==> flow/design.v <==
module alu #(
	parameter INST_W = 4,
	parameter INT_W  = 6,
	parameter FRAC_W = 10,
	parameter DATA_W = INT_W + FRAC_W
)(
	input                      i_clk,
	input                      i_rst_n,
	input                      i_in_valid,
	output                     o_busy,
	input         [INST_W-1:0] i_inst,
	input  signed [DATA_W-1:0] i_data_a,
	input  signed [DATA_W-1:0] i_data_b,
	output                     o_out_valid,
	output        [DATA_W-1:0] o_data
);
	localparam SIGN_ADD = 4'b0000;
	localparam SIGN_SUB = 4'b0001;
	localparam SIGN_MUL = 4'b0010;
	localparam SOFTPLUS = 4'b0100;
	localparam XOR      = 4'b0101;
	localparam ARS      = 4'b0110;  
	localparam LEFT_ROT = 4'b0111;
	localparam CNT_L0   = 4'b1000;  
	localparam REV_M4   = 4'b1001;  
	localparam INIT     = 4'b1010;  
	localparam SIGN_ACC_1 = 4'b0011;
	localparam SIGN_ACC_2 = 4'b1011;
	localparam VECT_W    = 20;
	localparam VECT_SIZE = 16;
	reg [INST_W - 1: 0] current_state;
	reg [INST_W - 1: 0] next_state;
	reg                        o_busy_r;
	reg                        o_out_valid_r;
	reg        [DATA_W - 1: 0] o_data_r;
	wire                       o_busy_w;
	reg                        o_out_valid_w;
	reg        [DATA_W - 1: 0] o_data_w;
	reg signed [VECT_W - 1: 0] data_acc_old [VECT_SIZE - 1: 0];
	reg signed [VECT_W - 1: 0] data_acc_new [VECT_SIZE - 1: 0];
	reg signed [VECT_W - 1: 0] data_acc_out;
	reg signed [DATA_W - 1: 0] i_data_a_r;
	reg signed [DATA_W - 1: 0] i_data_b_r;
	reg need_saturate;
	integer i;
	assign o_busy       = o_busy_r;
	assign o_out_valid  = o_out_valid_r;
	assign o_data       = o_data_r;
	assign o_busy_w     = i_in_valid || current_state != INIT;
	always @ (*)
	begin
		data_acc_out  = 0;
		need_saturate = 0;
		begin
			case (current_state)
				SIGN_ADD:
				begin
					o_out_valid_w = 1;
					o_data_w      = add(i_data_a_r, i_data_b_r);
				end
				SIGN_SUB:
				begin
					o_out_valid_w = 1;
					o_data_w      = sub(i_data_a_r, i_data_b_r);
				end
				SIGN_MUL:
				begin
					o_out_valid_w = 1;
					o_data_w      = mul(i_data_a_r, i_data_b_r);
				end
				SIGN_ACC_1:
				begin
					o_out_valid_w = 0;
					o_data_w      = 0;
				end
				SIGN_ACC_2:
				begin
					data_acc_out = data_acc_new[i_data_a_r[$clog2(VECT_SIZE) - 1: 0]];
					if (data_acc_out[VECT_W - 1])
					begin
						need_saturate = (data_acc_out[(VECT_W - 1) - 1-: (VECT_W - DATA_W)] != {{(VECT_W - DATA_W){1'b1}}});
					end
					else
					begin
						need_saturate = (data_acc_out[(VECT_W - 1) - 1-: (VECT_W - DATA_W)] != {{(VECT_W - DATA_W){1'b0}}});
					end
					o_out_valid_w = 1;
					o_data_w      = (need_saturate) ?
										sat(data_acc_out[VECT_W - 1]) :
										data_acc_out[DATA_W - 1: 0];
				end
				SOFTPLUS:
				begin
					o_out_valid_w = 1;
					o_data_w      = softplus(i_data_a_r);
				end
				XOR:
				begin
					o_out_valid_w = 1;
					o_data_w      = exor(i_data_a_r, i_data_b_r);
				end
				ARS:
				begin
					o_out_valid_w = 1;
					o_data_w      = ars(i_data_a_r, i_data_b_r);
				end
				LEFT_ROT:
				begin
					o_out_valid_w = 1;
					o_data_w      = left_rot(i_data_a_r, i_data_b_r);
				end
				CNT_L0:
				begin
					o_out_valid_w = 1;
					o_data_w      = cnt_l0(i_data_a_r);
				end
				REV_M4:
				begin
					o_out_valid_w = 1;
					o_data_w      = rev_m4(i_data_a_r, i_data_b_r);
				end
				default:
				begin
					o_out_valid_w = 0;
					o_data_w      = 0;
				end
			endcase
		end
	end
	always @ (posedge i_clk or negedge i_rst_n)
	begin
		if (!i_rst_n)
		begin
			i_data_a_r <= 0;
			i_data_b_r <= 0;
		end
		else
		begin
			if (i_in_valid)
			begin
				i_data_a_r <= i_data_a;
				i_data_b_r <= i_data_b;
			end
			else
			begin
				i_data_a_r <= i_data_a_r;
				i_data_b_r <= i_data_b_r;
			end
		end
	end
	always @ (posedge i_clk or negedge i_rst_n)
	begin
		if (!i_rst_n)
		begin
			o_busy_r <= 1;
		end
		else
		begin
			o_busy_r <= o_busy_w;
		end
	end
	always @ (posedge i_clk or negedge i_rst_n)
	begin
		if (!i_rst_n)
		begin
			o_out_valid_r <= 0;
		end
		else
		begin
			o_out_valid_r <= o_out_valid_w;
		end
	end
	always @ (posedge i_clk or negedge i_rst_n)
	begin
		if (!i_rst_n)
		begin
			for (i = 0; i < VECT_SIZE; i = i + 1)
			begin
				data_acc_new[i] <= 0;
			end
		end
		else
		begin
			for (i = 0; i < VECT_SIZE; i = i + 1)
			begin
				if (current_state == SIGN_ACC_1 && i == i_data_a_r)
				begin
					data_acc_new[i] <= data_acc_old[i] + i_data_b_r;
				end
				else
				begin
					data_acc_new[i] <= data_acc_new[i];
				end
			end
		end
	end
	always @ (posedge i_clk or negedge i_rst_n)
	begin
		if (!i_rst_n)
		begin
			for (i = 0; i < VECT_SIZE; i = i + 1)
			begin
				data_acc_old[i] <= 0;
			end
		end
		else if (current_state == SIGN_ACC_2)
		begin
			for (i = 0; i < VECT_SIZE; i = i + 1)
			begin
				data_acc_old[i] <= data_acc_new[i];
			end
		end
	end
	always @ (posedge i_clk or negedge i_rst_n)
	begin
		if (!i_rst_n)
		begin
			current_state <= INIT;
		end
		else
		begin
			current_state <= next_state;
		end
	end
	always @ (*)
	begin
		case (current_state)
			INIT:
			begin
				if (i_in_valid)
				begin
					case (i_inst)
						SIGN_ADD:   next_state = SIGN_ADD;    
						SIGN_SUB:   next_state = SIGN_SUB;    
						SIGN_MUL:   next_state = SIGN_MUL;    
						SIGN_ACC_1: next_state = SIGN_ACC_1;  
						SOFTPLUS:   next_state = SOFTPLUS;    
						XOR:        next_state = XOR;         
						ARS:        next_state = ARS;         
						LEFT_ROT:   next_state = LEFT_ROT;    
						CNT_L0:     next_state = CNT_L0;      
						REV_M4:     next_state = REV_M4;      
						default:    next_state = INIT;        
					endcase
				end
				else
				begin
					next_state = INIT;
				end
			end
			SIGN_ACC_1:
			begin
				next_state = SIGN_ACC_2;
			end
			default:  next_state = INIT;
		endcase
	end
	always @ (posedge i_clk or negedge i_rst_n)
	begin
		if (!i_rst_n)
		begin
			o_data_r <= 0;
		end
		else
		begin
			o_data_r <= o_data_w;
		end
	end
	function automatic signed [DATA_W - 1: 0] add;
		input signed [DATA_W - 1: 0] a;
		input signed [DATA_W - 1: 0] b;
		reg signed [DATA_W - 1: 0] sum;
		reg                        is_overflow;
		begin
			sum = a + b;
			is_overflow = (a[DATA_W - 1] & b[DATA_W - 1] & ~sum[DATA_W - 1]) || (~a[DATA_W - 1] & ~b[DATA_W - 1] & sum[DATA_W - 1]);
			add = (is_overflow) ? sat(!sum[DATA_W - 1]) : sum;
		end
	endfunction
	function automatic signed [DATA_W - 1: 0] sub;
		input signed [DATA_W - 1: 0] a;
		input signed [DATA_W - 1: 0] b;
		reg signed [DATA_W - 1: 0] diff;
		reg                        is_overflow;
		begin
			diff = a - b;
			is_overflow = (a[DATA_W - 1] & ~b[DATA_W - 1] & ~diff[DATA_W - 1]) || (~a[DATA_W - 1] & b[DATA_W - 1] & diff[DATA_W - 1]);
			sub = (is_overflow) ? sat(!diff[DATA_W - 1]) : diff;
		end
	endfunction
	function automatic signed [DATA_W - 1: 0] mul;
		input signed [DATA_W - 1: 0] a;
		input signed [DATA_W - 1: 0] b;
		reg [2 * DATA_W: 0] prod;
		reg                 is_overflow;
		reg                 is_signed;
		begin
			prod = a * b;
			prod = rnd(prod, 9);
			is_signed = prod[2 * DATA_W];
			if (is_signed)
			begin
				is_overflow = (prod[(2 * DATA_W) - 1-: INT_W + 1] != {{(INT_W + 1){1'b1}}});
			end
			else
			begin
				is_overflow = (prod[(2 * DATA_W) - 1-: INT_W + 1] != {{(INT_W + 1){1'b0}}});
			end
			mul = prod[((2 * DATA_W) - INT_W - 1)-: DATA_W];
			mul = (is_overflow) ? sat(is_signed) : mul;
		end
	endfunction
	function automatic signed [DATA_W - 1: 0] softplus;
		input signed [DATA_W - 1: 0] a;
		reg signed [2 * DATA_W: 0] frac;
		reg signed  [INT_W - 1: 0] a_int;
		begin
			a_int = a[(DATA_W - 1)-: INT_W];
			if (a_int >= 'sd2)  
			begin
				softplus = a;
			end
			else if (a_int < 'sd2 && a_int >= 'sd0)  
			begin
				frac = a << 1;
				frac = frac + 12'b1000_0000_0000;
				frac = frac[DATA_W - 1: 0] * 16'hAAAB;
				frac = rnd(frac, 16);
				frac = frac >> 17;
				softplus = frac[DATA_W - 1: 0];
			end
			else if (a_int < 'sd0 && a_int >= -'sd1)  
			begin
				frac = a + 12'b1000_0000_0000;
				frac = frac[DATA_W - 1: 0] * 16'hAAAB;
				frac = rnd(frac, 16);
				frac = frac >> 17;
				softplus = frac[DATA_W - 1: 0];
			end
			else if (a_int < -'sd1 && a_int >= -'sd2)  
			begin
				frac = a << 1;
				frac = frac[DATA_W - 1: 0] + 14'b01_0100_0000_0000;
				frac = frac[DATA_W - 1: 0] * 16'hE38F;
				frac = rnd(frac, 18);
				frac = frac >> 19;
				softplus = frac[DATA_W - 1: 0];
			end
			else if (a_int < -'sd2 && a_int >= -'sd3)  
			begin
				frac = a + 12'b1100_0000_0000;
				frac = frac[DATA_W - 1: 0] * 16'hE38F;
				frac = rnd(frac, 18);
				frac = frac >> 19;
				softplus = frac[DATA_W - 1: 0];
			end
			else  
			begin
				softplus = 0;
			end
		end
	endfunction
	function automatic signed [DATA_W - 1: 0] exor;
		input signed [DATA_W - 1: 0] a;
		input signed [DATA_W - 1: 0] b;
		begin
			exor = a ^ b;
		end
	endfunction
	function automatic signed [DATA_W - 1: 0] ars;
		input signed [DATA_W - 1: 0] a;
		input signed [DATA_W - 1: 0] b;
		begin
			ars = a >>> b;
		end
	endfunction
	function automatic [DATA_W - 1: 0] left_rot;
		input [DATA_W - 1: 0] a;
		input [DATA_W - 1: 0] b;
		begin
			left_rot = (a << b) | (a >> (DATA_W - b));
		end
	endfunction
	function automatic [DATA_W - 1: 0] cnt_l0;
		input [DATA_W - 1: 0] a;
		reg [$clog2(DATA_W): 0] leading_one;
		integer i;
		begin
			if (a == 0)
			begin
				cnt_l0 = DATA_W;
			end
			else
			begin
				leading_one = 0;
				for (i = DATA_W - 1; i > 0; i = i - 1)
				begin
					if (a[i] && i > leading_one)
					begin
						leading_one = i;
					end
				end
				cnt_l0 = DATA_W - 1 - leading_one;
			end
		end
	endfunction
	function automatic [DATA_W - 1: 0] rev_m4;
		input [DATA_W - 1: 0] a;
		input [DATA_W - 1: 0] b;
		integer i;
		begin
			for (i = 0; i < 13; i = i + 1)
			begin
				rev_m4[i] = (a[i+: 4] == b[(DATA_W - 1 - i)-: 4]);
			end
			rev_m4[DATA_W - 1-: 3] = 0;
		end
	endfunction
	function automatic signed [DATA_W - 1: 0] sat;
		input is_signed;
		begin
			sat = (is_signed) ? 16'b1000_0000_0000_0000 : 16'b0111_1111_1111_1111;
		end
	endfunction
	function automatic signed [2 * DATA_W: 0] rnd;
		input signed [2 * DATA_W: 0] a;
		input    [$clog2(DATA_W): 0] rounding_bit;
		begin
			rnd = (a[rounding_bit]) ? a + (1'b1 << rounding_bit) : a;
		end
	endfunction
endmodule
### Reports on alu

What the tools print for alu, step after step.
Lines are those of the file above, counted from 1.
The mark -- stands for no value.

| design | value |
|---|---|
| design top | alu |
| clock input | i_clk |
| cell library | sky130hd |
| corner | tt_025C_1v80 |

### Word-level counts

Source: Yosys, flattened and elaborated. Widths are those after wreduce. Registers that Yosys merges into a memory's read port (data or address) are not register bits. Print and check cells do not count.
Memory sizes are those after Yosys's memory passes, which may raise the word count (mostly to a power of two), join words into wider ones and drop unused or constant bits.

| word-level totals | value |
|---|---|
| register bits after elaboration | 694 |
| memories kept | 1 |
| bits in latches | 0 |
| memory bits (writable) | 0 |
| ROM bits | 64 |
| cells after elaboration | 288 |
| word width x clocked read ports | 0 |
| input port bits | 39 |

| cells by class | value |
|---|---|
| multipliers | 5 |
| div/mod/pow operators | 0 |
| add/sub/neg operators | 29 |
| equality and inequality tests | 57 |
| bitwise operators | 14 |
| reductions and logical operators | 44 |
| shifts and indexed selects | 3 |
| order comparisons | 23 |
| mux-type cells | 74 |

Memory list:

| name | words | width | rd ports | write ports | line | source |
|---|---|---|---|---|---|---|
| (name not given) | 16 | 4 | 1 | 0 | 232 | `case (i_inst)` |

Operators with widths:

| cell | number |
|---|---|
| 16-bit by 16-bit multiplier with 32-bit output (second input constant) | 4 |
| 16-bit by 16-bit multiplier with 32-bit output | 1 |
| 20-bit by 16-bit adder with 20-bit output | 16 |
| 20-bit parallel mux with 16-bit select | 1 |
| 5-bit two-way mux | 44 |
| 16-bit two-way mux | 12 |
| 33-bit two-way mux | 5 |
| 16-bit parallel mux with 10-bit select | 1 |
| 5-bit by 16-bit equality test with 1-bit output (first input constant) | 8 |
| 32-bit by 17-bit adder with 33-bit output (second input constant) | 2 |
| 32-bit by 19-bit adder with 33-bit output (second input constant) | 2 |
| 4-bit by 16-bit equality test with 1-bit output (first input constant) | 4 |
| 4-bit equality test | 13 |
| 16-bit by 12-bit adder with 16-bit output (second input constant) | 3 |
| 4-bit equality test (second input constant) | 12 |
| 4-bit by 5-bit > comparator with 1-bit output (first input constant) | 7 |
| 1-bit logical AND | 34 |
| 32-bit by 11-bit adder with 33-bit output (second input constant) | 1 |
| 16-bit by 32-bit right shift with 16-bit output | 1 |
| 16-bit logical NOT | 2 |
| 3-bit by 16-bit equality test with 1-bit output (first input constant) | 2 |
| 4-bit by 3-bit equality test with 1-bit output (second input constant) | 8 |
| 14-bit two-way mux | 2 |
| 3-bit by 5-bit > comparator with 1-bit output (first input constant) | 4 |
| 20-bit two-way mux | 1 |
| 5-bit by 16-bit subtractor with 17-bit output (first input constant) | 1 |
| 16-bit by 13-bit adder with 16-bit output (second input constant) | 1 |
| 16-bit adder | 1 |

Not listed: further kinds 29, cells in them 56.

### Depth

Yosys ltp: most cells in a row. Word level: on the elaborated netlist, between registers, memories and ports. Mapped: between sequential cells and ports; inverters and the memories' decode and read muxes count.

| depth | value |
|---|---|
| word-level depth | 76 |
| ABC_AREA | 0 |
| depth in mapped cells | 34 |
| depth with buffers taken out | 32 |

### Synthesis result

Source: synth_stat.txt of the flow (Yosys; design flattened, memories mapped). It holds for the ABC_AREA given above (unset counts as 0); a run with the other value may have another netlist.

Cell types:

| type | number | area in all (µm²) |
|---|---|---|
| sky130_fd_sc_hd__dfrtp_1 | 691 | 1.73E+04 |
| sky130_fd_sc_hd__ha_1 | 883 | 1.1E+04 |
| sky130_fd_sc_hd__fa_1 | 537 | 1.08E+04 |
| sky130_fd_sc_hd__nand2_1 | 1673 | 6.28E+03 |
| sky130_fd_sc_hd__inv_1 | 891 | 3.34E+03 |
| sky130_fd_sc_hd__o21ai_0 | 527 | 2637.53 |
| sky130_fd_sc_hd__xnor2_1 | 238 | 2.08E+03 |
| sky130_fd_sc_hd__a21oi_1 | 353 | 1.77E+03 |
| sky130_fd_sc_hd__xor2_1 | 199 | 1.74E+03 |
| sky130_fd_sc_hd__nor2_1 | 343 | 1.29E+03 |
| sky130_fd_sc_hd__clkbuf_1 | 274 | 1.03E+03 |
| sky130_fd_sc_hd__a21o_1 | 119 | 893.357 |
| sky130_fd_sc_hd__nand3_1 | 137 | 685.658 |
| sky130_fd_sc_hd__a22oi_1 | 80 | 600.576 |
| sky130_fd_sc_hd__nor3_1 | 106 | 530.509 |
| sky130_fd_sc_hd__o31ai_1 | 63 | 472.954 |
| sky130_fd_sc_hd__mux2_2 | 38 | 427.91 |
| sky130_fd_sc_hd__a31oi_1 | 54 | 337.824 |

Not listed: further types 97, cells in them 931.

| synthesis totals | value |
|---|---|
| area of sequential cells | 17370.4 µm² |
| synthesis area | 70531.4 µm² |
| flip-flops | 694 |
| buffers | 304 |
| cell count | 8137 |

### Path before layout

Path of least setup slack by OpenSTA after synthesis, without wires, with an ideal clock, recovery checks aside; 20% of the period is set as input and as output delay. Where synthesis merged equal registers, the netlist keeps one of their names.

| path after synthesis | value |
|---|---|
| path type | register to register |
| from | register i_data_b_r[1] |
| to | register o_data_r[14] |
| launch time at the first pin | 0.000 ns |
| path slack | 1.305 ns |
| arrival | 8.566 ns |
| library setup time | 0.129 ns |
| stages on the path | 33 |
| buffers on the path | 4 |
| clock period | 10.0 ns |
| path delay | 8.695 ns |
| required time | 9.871 ns |
| synthesis period reached | 8.695 ns |

"path delay" = arrival - input delay + setup time.
"stages on the path": output pins that drive a net of the path, with the launching flip-flop's if there is one; two outputs of one cell count as two.
"synthesis period reached" = period - worst setup slack (recovery checks aside). The figure is calculated, with input and output delays left at 20% of the set period.
Between the ends stands the longest chain of elaborated cells between them, by number of cells; it is not shown to be the way that was timed. Of several equally long chains one is given.
Each line given opens the expression or statement behind the cell; cells for indexed reads and writes are added by Yosys, which also makes memories of some case tables.
A register here has more assigning lines than the two given.

| between the ends, after synthesis | value |
|---|---|
| cell sequence | sky130_fd_sc_hd__dfrtp_1 sky130_fd_sc_hd__buf_4 sky130_fd_sc_hd__inv_1 sky130_fd_sc_hd__buf_1 sky130_fd_sc_hd__buf_1 sky130_fd_sc_hd__nor2_1 sky130_fd_sc_hd__fa_1 sky130_fd_sc_hd__inv_1 sky130_fd_sc_hd__fa_1 sky130_fd_sc_hd__inv_1 sky130_fd_sc_hd__fa_1 sky130_fd_sc_hd__inv_1 sky130_fd_sc_hd__fa_1 sky130_fd_sc_hd__inv_1 sky130_fd_sc_hd__fa_1 sky130_fd_sc_hd__inv_1 sky130_fd_sc_hd__fa_1 sky130_fd_sc_hd__inv_1 sky130_fd_sc_hd__ha_1 sky130_fd_sc_hd__buf_4 sky130_fd_sc_hd__o21a_1 sky130_fd_sc_hd__nor2_1 sky130_fd_sc_hd__or4_4 sky130_fd_sc_hd__o221ai_4 sky130_fd_sc_hd__xor2_4 sky130_fd_sc_hd__nand3_4 sky130_fd_sc_hd__nor4_4 sky130_fd_sc_hd__nand4_1 sky130_fd_sc_hd__nor3_1 sky130_fd_sc_hd__o211ai_1 sky130_fd_sc_hd__a211o_1 sky130_fd_sc_hd__a211oi_1 sky130_fd_sc_hd__o21ai_1 |
| cells in the longest elaborated chain | 8 |

RTL lines, path after synthesis:

| element | line | source |
|---|---|---|
| start: declaration | 43 | `reg signed [DATA_W - 1: 0] i_data_b_r;` |
| start: assignment | 142 | `i_data_b_r <= i_data_b;` |
| start: assignment | 147 | `i_data_b_r <= i_data_b_r;` |
| 16-bit by 16-bit multiplier with 32-bit output | 298 | `prod = a * b;` |
| 32-bit by 11-bit adder with 33-bit output | 429 | `rnd = (a[rounding_bit]) ? a + (1'b1 << rounding_bit) : a;` |
| 33-bit two-way mux | 429 |  |
| 7-bit nonzero test | 307 | `is_overflow = (prod[(2 * DATA_W) - 1-: INT_W + 1] != {{(INT_W + 1){1'b0}}});` |
| 1-bit two-way mux | 301 | `if (is_signed)` |
| 1-bit two-way mux | 55 | `case (current_state)` |
| 16-bit two-way mux | 310 | `mul = (is_overflow) ? sat(is_signed) : mul;` |
| 16-bit parallel mux with 10-bit select | 55 |  |
| end: assignment | 262 | `o_data_r <= 0;` |
| end: assignment | 266 | `o_data_r <= o_data_w;` |
| end: declaration | 35 | `reg [DATA_W - 1: 0] o_data_r;` |

### Timing after layout

From the final timing report of flow run 2: the path of least setup slack in the routed layout; clock arrival at registers is part of the times.

| path post-layout | value |
|---|---|
| path type | register to register |
| from | register i_data_a_r[8] |
| to | register o_data_r[5] |
| required time | 10.65 ns |
| buffers on the path | 2 |
| library setup time | 0.09 ns |
| arrival | 10.05 ns |
| clock period | 10.0 ns |
| stages on the path | 25 |
| path slack | 0.60 ns |
| launch time at the first pin | 0.71 ns |

A register here has more assigning lines than the two given.

| between the ends, post-layout | value |
|---|---|
| cell sequence | sky130_fd_sc_hd__dfrtp_1 sky130_fd_sc_hd__buf_4 sky130_fd_sc_hd__ha_1 sky130_fd_sc_hd__fa_1 sky130_fd_sc_hd__fa_1 sky130_fd_sc_hd__fa_1 sky130_fd_sc_hd__fa_1 sky130_fd_sc_hd__inv_1 sky130_fd_sc_hd__fa_1 sky130_fd_sc_hd__inv_1 sky130_fd_sc_hd__fa_1 sky130_fd_sc_hd__ha_1 sky130_fd_sc_hd__a21oi_1 sky130_fd_sc_hd__nand3_1 sky130_fd_sc_hd__a31oi_2 sky130_fd_sc_hd__o21ai_1 sky130_fd_sc_hd__xor2_1 sky130_fd_sc_hd__nand4_4 sky130_fd_sc_hd__nor4_4 sky130_fd_sc_hd__nor4b_1 sky130_fd_sc_hd__o21ai_1 sky130_fd_sc_hd__a211oi_2 sky130_fd_sc_hd__buf_4 sky130_fd_sc_hd__o21bai_1 sky130_fd_sc_hd__o221ai_1 |

RTL lines, path post-layout:

| element | line | source |
|---|---|---|
| start: declaration | 42 | `reg signed [DATA_W - 1: 0] i_data_a_r;` |
| start: assignment | 141 | `i_data_a_r <= i_data_a;` |
| start: assignment | 146 | `i_data_a_r <= i_data_a_r;` |
| end: assignment | 262 | `o_data_r <= 0;` |
| end: assignment | 266 | `o_data_r <= o_data_w;` |
| end: declaration | 35 | `reg [DATA_W - 1: 0] o_data_r;` |

Chain of elaborated cells between the ends: none given.

Wiki page: alu / flow data

Record of 4 stored runs of the RTL-to-layout flow on alu, platform sky130hd. The runs are unordered. Constraints: input delay and output delay 20% of the set period each, output load 0.01 pF.
"worst path time" = time allowed to the worst setup path (clock period - input delay - output delay, where it has them) - its slack; a late launch clock adds to it, a late capture clock takes from it.

#### Flow run 1

| setting | value |
|---|---|
| CELL_PAD_IN_SITES_DETAIL_PLACEMENT | `2` |
| CELL_PAD_IN_SITES_GLOBAL_PLACEMENT | `1` |
| CORE_MARGIN | `3` |
| CORE_UTILIZATION | `70` |
| CTS_CLUSTER_DIAMETER | `247` |
| CTS_CLUSTER_SIZE | `73` |
| HOLD_SLACK_MARGIN | `0.29` |
| MIN_ROUTING_LAYER | `met2` |
| PLACE_DENSITY | `0.42` |
| SETUP_SLACK_MARGIN | `1.25` |
| SLEW_MARGIN | `40` |
| period_ns | `10.5` |
| CAP_MARGIN | `20` |

No results, placement failed with GPL-0301.

#### Flow run 2

| setting | value |
|---|---|
| CAP_MARGIN | `35` |
| CELL_PAD_IN_SITES_DETAIL_PLACEMENT | `1` |
| CELL_PAD_IN_SITES_GLOBAL_PLACEMENT | `3` |
| CORE_ASPECT_RATIO | `1.71` |
| CORE_MARGIN | `6` |
| CORE_UTILIZATION | `25` |
| CTS_CLUSTER_DIAMETER | `376` |
| HOLD_SLACK_MARGIN | `0.14` |
| MIN_ROUTING_LAYER | `met2` |
| PLACE_DENSITY_LB_ADDON | `0.17` |
| SLEW_MARGIN | `5` |
| period_ns | `10.0` |

| result | value |
|---|---|
| cell area after synthesis | 70531.4 µm² |
| utilization after layout | 28.4 % |
| worst hold slack in the final report | 0.480 ns |
| setup slack of the critical path | 0.598 ns |
| worst path time | 9.40 ns |
| type of the worst setup path | register to register |
| die footprint | 295479.0 µm² |

#### Flow run 3

| setting | value |
|---|---|
| CAP_MARGIN | `35` |
| CELL_PAD_IN_SITES_DETAIL_PLACEMENT | `1` |
| CELL_PAD_IN_SITES_GLOBAL_PLACEMENT | `3` |
| CORE_ASPECT_RATIO | `1.71` |
| CORE_MARGIN | `6` |
| CORE_UTILIZATION | `25` |
| CTS_CLUSTER_DIAMETER | `376` |
| GPL_ROUTABILITY_DRIVEN | `0` |
| HOLD_SLACK_MARGIN | `0.14` |
| MIN_ROUTING_LAYER | `met2` |
| PLACE_DENSITY_LB_ADDON | `0.17` |
| SETUP_SLACK_MARGIN | `-0.14` |
| SLEW_MARGIN | `25` |
| period_ns | `10.0` |

| result | value |
|---|---|
| worst hold slack in the final report | 0.476 ns |
| die footprint | 295479.0 µm² |
| setup slack of the critical path | 0.713 ns |
| utilization after layout | 28.3 % |
| cell area after synthesis | 70531.4 µm² |
| worst path time | 9.29 ns |
| type of the worst setup path | register to register |

#### Flow run 4

| setting | value |
|---|---|
| CORE_UTILIZATION | `45` |
| period_ns | `10.0` |
| CAP_MARGIN | `20` |
| CORE_MARGIN | `2` |
| SLEW_MARGIN | `20` |

| result | value |
|---|---|
| worst hold slack in the final report | 0.465 ns |
| cell area after synthesis | 70531.4 µm² |
| setup slack of the critical path | 0.853 ns |
| worst path time | 9.15 ns |
| type of the worst setup path | register to register |
| die footprint | 159920.0 µm² |
| utilization after layout | 49.2 % |
